==> flow/design.v <==
module ResonantLowPassFilter(
    input clk,
    input signed [15:0] audio_in,
    input signed [15:0] cutoff,
    input signed [15:0] resonance,
    input signed [15:0] gain,
    input reset_n,
    output reg signed [15:0] filtered_audio
);
    parameter [15:0] MAX_POS_VALUE = 16'h7FFF;
    parameter [15:0] MIN_NEG_VALUE = -16'h8000;
    reg signed [15:0] state;
    reg signed [15:0] feedback;
    reg signed [15:0] output_reg;
    reg signed [15:0] alpha;
    reg signed [15:0] beta;
    reg signed [15:0] gamma;
    wire signed [31:0] fb_prod  = $signed(state) * $signed(beta);
    wire signed [31:0] out_prod = $signed(state) * $signed(alpha);
    wire signed [16:0] fb_full  = fb_prod >>> 15;
    wire signed [16:0] out_full = out_prod >>> 15;
    wire signed [16:0] st_full  = $signed(audio_in) - $signed(feedback);
    wire signed [16:0] fa_full  = $signed(output_reg) + ($signed(gamma) >>> 1);
    function signed [15:0] sat17;
        input signed [16:0] v;
        begin
            if (v > $signed({MAX_POS_VALUE[15], MAX_POS_VALUE}))
                sat17 = $signed(MAX_POS_VALUE);
            else if (v < $signed({MIN_NEG_VALUE[15], MIN_NEG_VALUE}))
                sat17 = $signed(MIN_NEG_VALUE);
            else
                sat17 = v[15:0];
        end
    endfunction
    always @(posedge clk or negedge reset_n) begin
        if (!reset_n) begin
            state <= $signed(16'h0000);
            feedback <= $signed(16'h0000);
            output_reg <= $signed(16'h0000);
            alpha <= $signed(16'h0000);
            beta <= $signed(16'h0000);
            gamma <= $signed(16'h0000);
            filtered_audio <= $signed(16'h0000);
        end else begin
            alpha <= $signed(cutoff);
            beta <= $signed(resonance);
            gamma <= $signed(gain);
            feedback <= sat17(fb_full);
            state <= sat17(st_full);
            output_reg <= sat17(out_full);
            filtered_audio <= sat17(fa_full);  
        end
    end
endmodule
## Tool chain data of ResonantLowPassFilter

The steps from the RTL of ResonantLowPassFilter to its reports follow in flow order.
Lines are those of the file above, counted from 1.
Operators: Yosys type, input widths -> output width; for muxes data width and select width s.
Cell names lack the library's common part.
Not given: n/a

| design | value |
|---|---|
| top | ResonantLowPassFilter |
| clock input | clk |
| library | sky130hd |
| corner | tt_025C_1v80 |

## Word-level counts

Counts by Yosys on the flattened word-level netlist (proc, flatten, opt, wreduce; memories kept). Register bits leave out memories and registers merged into their read ports (data or address); mux counts leave out enables and synchronous resets folded into registers. Print and check cells are left out. Cells with the same type and inputs are merged into one.

| word-level totals | value |
|---|---|
| register bits | 112 |
| bits of input ports | 66 |
| output and inout port bits | 16 |
| cells after elaboration | 27 |

| operators by class | value |
|---|---|
| order comparisons | 8 |
| mux-type cells | 8 |
| add/sub/neg operators | 2 |
| $mul | 2 |

Operators by type and width:

| operator | count |
|---|---|
| $mul 16x16->32 | 2 |
| $mux 16 | 8 |
| $gt 17x16->1 const B | 4 |
| $lt 17x16->1 const B | 4 |
| $add 16x15->17 | 1 |
| $sub 16x16->17 | 1 |

## Longest topological paths

Depth = most cells in a row (Yosys ltp): at word level without a register or memory, in the mapped netlist without a sequential cell, where the memories' decode and read muxes count.

| logic depth | value |
|---|---|
| depth in word-level cells | 4 |
| ABC_AREA | 1 |
| depth in mapped cells | 30 |
| depth with buffers taken out | 28 |

## Mapped cells and area

Source: synth_stat.txt of the flow (Yosys; design flattened, memories mapped). It holds for the ABC_AREA given above (unset counts as 0); a run with the other value may have another netlist.
The area totals of this step are shown rounded.

Cells by type:

| cell | count | total area (um2) |
|---|---|---|
| fa_1 | 524 | 1.05E+04 |
| inv_1 | 974 | 3.66E+03 |
| nand2_1 | 909 | 3.41E+03 |
| dfrtp_1 | 111 | 2.78E+03 |
| ha_1 | 190 | 2377.28 |
| nor2_1 | 148 | 555.533 |
| a21oi_1 | 86 | 430.413 |
| nand3_1 | 82 | 410.394 |
| clkbuf_1 | 104 | 390.374 |
| o21ai_0 | 64 | 320.307 |
| xnor2_1 | 27 | 236.477 |
| xor2_1 | 19 | 166.41 |
| o21bai_1 | 17 | 127.622 |
| nand3b_1 | 10 | 75.072 |
| o21ai_1 | 15 | 75.072 |
| nor3_1 | 14 | 70.067 |
| nand2_2 | 10 | 62.56 |
| nand4_1 | 10 | 62.56 |

Other cell types: 19; their cells: 44.

| mapped netlist | value |
|---|---|
| mapped flip-flops | 111 |
| mapped area | 26020 um2 |
| mapped cells | 3358 |
| buffers | 115 |
| sequential part of the area | 2778 um2 |

## Worst setup path after synthesis

Path of least setup slack by OpenSTA after synthesis, without wires, with an ideal clock, recovery checks aside; 20% of the period is set as input and as output delay. Where synthesis merged equal registers, the netlist keeps one of their names.

| path post-synthesis | value |
|---|---|
| path kind | reg-to-reg |
| from | reg alpha[3] |
| to | reg output_reg[5] |
| required time | 6.883 ns |
| arrival | 5.769 ns |
| slack | 1.114 ns |
| launch time at the first pin | 0.000 ns |
| period | 7.0 ns |
| delay of the path | 5.886 ns |
| path buffers | 3 |
| stages on the path | 24 |
| library setup time | 0.117 ns |
| period reached after synthesis | 5.886 ns |

"delay of the path" = arrival - input delay + setup time.
"stages on the path" counts driving pins, that of a launching flip-flop among them; a cell with two outputs on the path counts twice.
"period reached after synthesis" is the clock period less the worst setup slack; recovery checks do not enter. This is arithmetic on one report: input and output delays are still those of the set period (20% each).
The rows between start and end are the longest chain of elaborated cells between them; the timing report does not say that the signal goes this way. Where chains are equally long, one stands for them.
A line is the first line of the expression or statement that the cell stems from. Yosys adds cells for indexed reads and writes and turns some case tables into memories.

| on the way, post-synthesis | value |
|---|---|
| cells stage by stage | dfrtp_1 -> clkbuf_1 -> clkbuf_1 -> nand2_1 -> inv_1 -> fa_1 -> fa_1 -> fa_1 -> fa_1 -> fa_1 -> inv_1 -> fa_1 -> inv_1 -> ha_1 -> a21oi_1 -> a21boi_0 -> nand2_1 -> a21oi_1 -> nand2_1 -> nand2_1 -> nand3_2 -> buf_4 -> nand2_1 -> nand2_1 |
| cells in the longest elaborated chain | 4 |
| elaborated cells on any way between the ends | 5 |
| source lines of those cells | 3 |
| classes of those cells | mul (1); compare (2); mux (2) |

Ends and longest elaborated chain, post-synthesis:

| item | line | RTL |
|---|---|---|
| from (decl) | 15 | `reg signed [15:0] alpha;` |
| from (assign) | 40 | `alpha <= $signed(16'h0000);` |
| from (assign) | 45 | `alpha <= $signed(cutoff);` |
| $mul 16x16->32 | 19 | `wire signed [31:0] out_prod = $signed(state) * $signed(alpha);` |
| $lt 17x16->1 | 29 | `else if (v < $signed({MIN_NEG_VALUE[15], MIN_NEG_VALUE}))` |
| $mux 16 | 29 |  |
| $mux 16 | 27 | `if (v > $signed({MAX_POS_VALUE[15], MAX_POS_VALUE}))` |
| to (assign) | 39 | `output_reg <= $signed(16'h0000);` |
| to (assign) | 50 | `output_reg <= sat17(out_full);` |
| to (decl) | 14 | `reg signed [15:0] output_reg;` |

## Path in the finished layout

From the final timing report of flow run 1: the path of least setup slack in the routed layout; clock arrival at registers is part of the times.

| path after layout | value |
|---|---|
| path kind | reg-to-reg |
| from | reg state[2] |
| to | reg output_reg[2] |
| library setup time | 0.11 ns |
| required time | 7.28 ns |
| stages on the path | 22 |
| slack | 0.57 ns |
| path buffers | 0 |
| period | 7.0 ns |
| launch time at the first pin | 0.40 ns |
| arrival | 6.71 ns |

The rows between start and end are the longest chain of elaborated cells between them; the timing report does not say that the signal goes this way. Where chains are equally long, one stands for them.

| on the way, after layout | value |
|---|---|
| cells stage by stage | dfrtp_1 -> nand2_1 -> fa_1 -> fa_1 -> inv_1 -> fa_1 -> fa_1 -> fa_1 -> inv_1 -> fa_1 -> inv_1 -> ha_1 -> a21oi_1 -> nand2_1 -> nand2_1 -> nand2_1 -> a21oi_1 -> nand3_1 -> nand2_1 -> nand3_2 -> nand2_1 -> nand2_1 |
| cells in the longest elaborated chain | 4 |
| elaborated cells on any way between the ends | 5 |
| source lines of those cells | 3 |
| classes of those cells | mul (1); compare (2); mux (2) |

Ends and longest elaborated chain, after layout:

| item | line | RTL |
|---|---|---|
| from (decl) | 12 | `reg signed [15:0] state;` |
| from (assign) | 37 | `state <= $signed(16'h0000);` |
| from (assign) | 49 | `state <= sat17(st_full);` |
| $mul 16x16->32 | 19 | `wire signed [31:0] out_prod = $signed(state) * $signed(alpha);` |
| $lt 17x16->1 | 29 | `else if (v < $signed({MIN_NEG_VALUE[15], MIN_NEG_VALUE}))` |
| $mux 16 | 29 |  |
| $mux 16 | 27 | `if (v > $signed({MAX_POS_VALUE[15], MAX_POS_VALUE}))` |
| to (assign) | 39 | `output_reg <= $signed(16'h0000);` |
| to (assign) | 50 | `output_reg <= sat17(out_full);` |
| to (decl) | 14 | `reg signed [15:0] output_reg;` |

Appendix: measured runs

Module ResonantLowPassFilter, platform sky130hd: 2 stored runs of the flow (Yosys, OpenROAD) with differing settings, in no particular order. Input and output delays are each 20% of the period that was set; the output load is 0.01 pF.
"reached clock period": clock period set for the run, less the worst setup slack. It is reckoned from that one timing run; input and output delays stay at 20% of the period that was set.
"allowed time less slack (worst setup path)" is the time allowed to the run's worst setup path (the clock period less input and output delay, where it has them) less its slack. Clock arrival times count: a late capture clock shortens it, a late launch clock lengthens it.
The results are shown rounded.

## Flow run 1

==> flow/run.sh <==
#!/bin/bash
# the make line also repeats the synthesis and layout settings of config.mk as NAME=value (left out here)
make -C /OpenROAD-flow-scripts/flow DESIGN_CONFIG=/design/flow/config.mk WORK_HOME=/design/flow/orfs CLKGATE_MAP_FILE= finish
==> flow/config.mk <==
export PLATFORM = sky130hd
export DESIGN_NAME = ResonantLowPassFilter
export DESIGN_NICKNAME = ResonantLowPassFilter
export VERILOG_FILES = /design/flow/design.v
export SDC_FILE = /design/flow/constraint.sdc
export NUM_CORES = 4
export LEC_CHECK = 0
export ABC_AREA = 1
export CAP_MARGIN = 20
export CORE_ASPECT_RATIO = 0.98
export CORE_MARGIN = 7
export CORE_UTILIZATION = 47
export CTS_CLUSTER_DIAMETER = 34
export GPL_ROUTABILITY_DRIVEN = 0
export MAX_ROUTING_LAYER = met4
export PLACE_DENSITY_LB_ADDON = 0.09
export SLEW_MARGIN = 20
==> flow/constraint.sdc <==
create_clock -name core_clock -period 7.0 [get_ports {clk}]
set_input_delay 1.4000 -clock core_clock [delete_from_list [all_inputs] [get_ports {clk}]]
set_output_delay 1.4000 -clock core_clock [all_outputs]
set_load 0.01 [all_outputs]

| result of flow run 1 | value |
|---|---|
| setup slack of the critical path | 0.574 ns |
| utilization | 0.51 |
| reached clock period | 6.426 ns |
| die size | 62150 um2 |
| total negative slack on setup checks | 0.000 ns |
| worst hold slack after layout | 0.569 ns |
| allowed time less slack (worst setup path) | 6.43 ns |
| type of the worst setup path | reg-to-reg |
| chip area in the Yosys report | 26020 um2 |

## Flow run 2

==> flow/run.sh <==
#!/bin/bash
# the make line also repeats the synthesis and layout settings of config.mk as NAME=value (left out here)
make -C /OpenROAD-flow-scripts/flow DESIGN_CONFIG=/design/flow/config.mk WORK_HOME=/design/flow/orfs CLKGATE_MAP_FILE= finish
==> flow/config.mk <==
export PLATFORM = sky130hd
export DESIGN_NAME = ResonantLowPassFilter
export DESIGN_NICKNAME = ResonantLowPassFilter
export VERILOG_FILES = /design/flow/design.v
export SDC_FILE = /design/flow/constraint.sdc
export NUM_CORES = 4
export LEC_CHECK = 0
export ABC_AREA = 1
export CAP_MARGIN = 20
export CELL_PAD_IN_SITES_DETAIL_PLACEMENT = 2
export CORE_MARGIN = 10
export CORE_UTILIZATION = 34
export CTS_CLUSTER_SIZE = 51
export GPL_ROUTABILITY_DRIVEN = 0
export MIN_ROUTING_LAYER = met2
export PLACE_DENSITY_LB_ADDON = 0.02
export SLEW_MARGIN = 20
export TNS_END_PERCENT = 15
==> flow/constraint.sdc <==
create_clock -name core_clock -period 7.0 [get_ports {clk}]
set_input_delay 1.4000 -clock core_clock [delete_from_list [all_inputs] [get_ports {clk}]]
set_output_delay 1.4000 -clock core_clock [all_outputs]
set_load 0.01 [all_outputs]

| result of flow run 2 | value |
|---|---|
| setup slack of the critical path | 0.526 ns |
| utilization | 0.376 |
| reached clock period | 6.474 ns |
| die size | 88000 um2 |
| total negative slack on setup checks | 0.000 ns |
| worst hold slack after layout | 0.590 ns |
| allowed time less slack (worst setup path) | 6.47 ns |
| type of the worst setup path | reg-to-reg |
| chip area in the Yosys report | 26020 um2 |
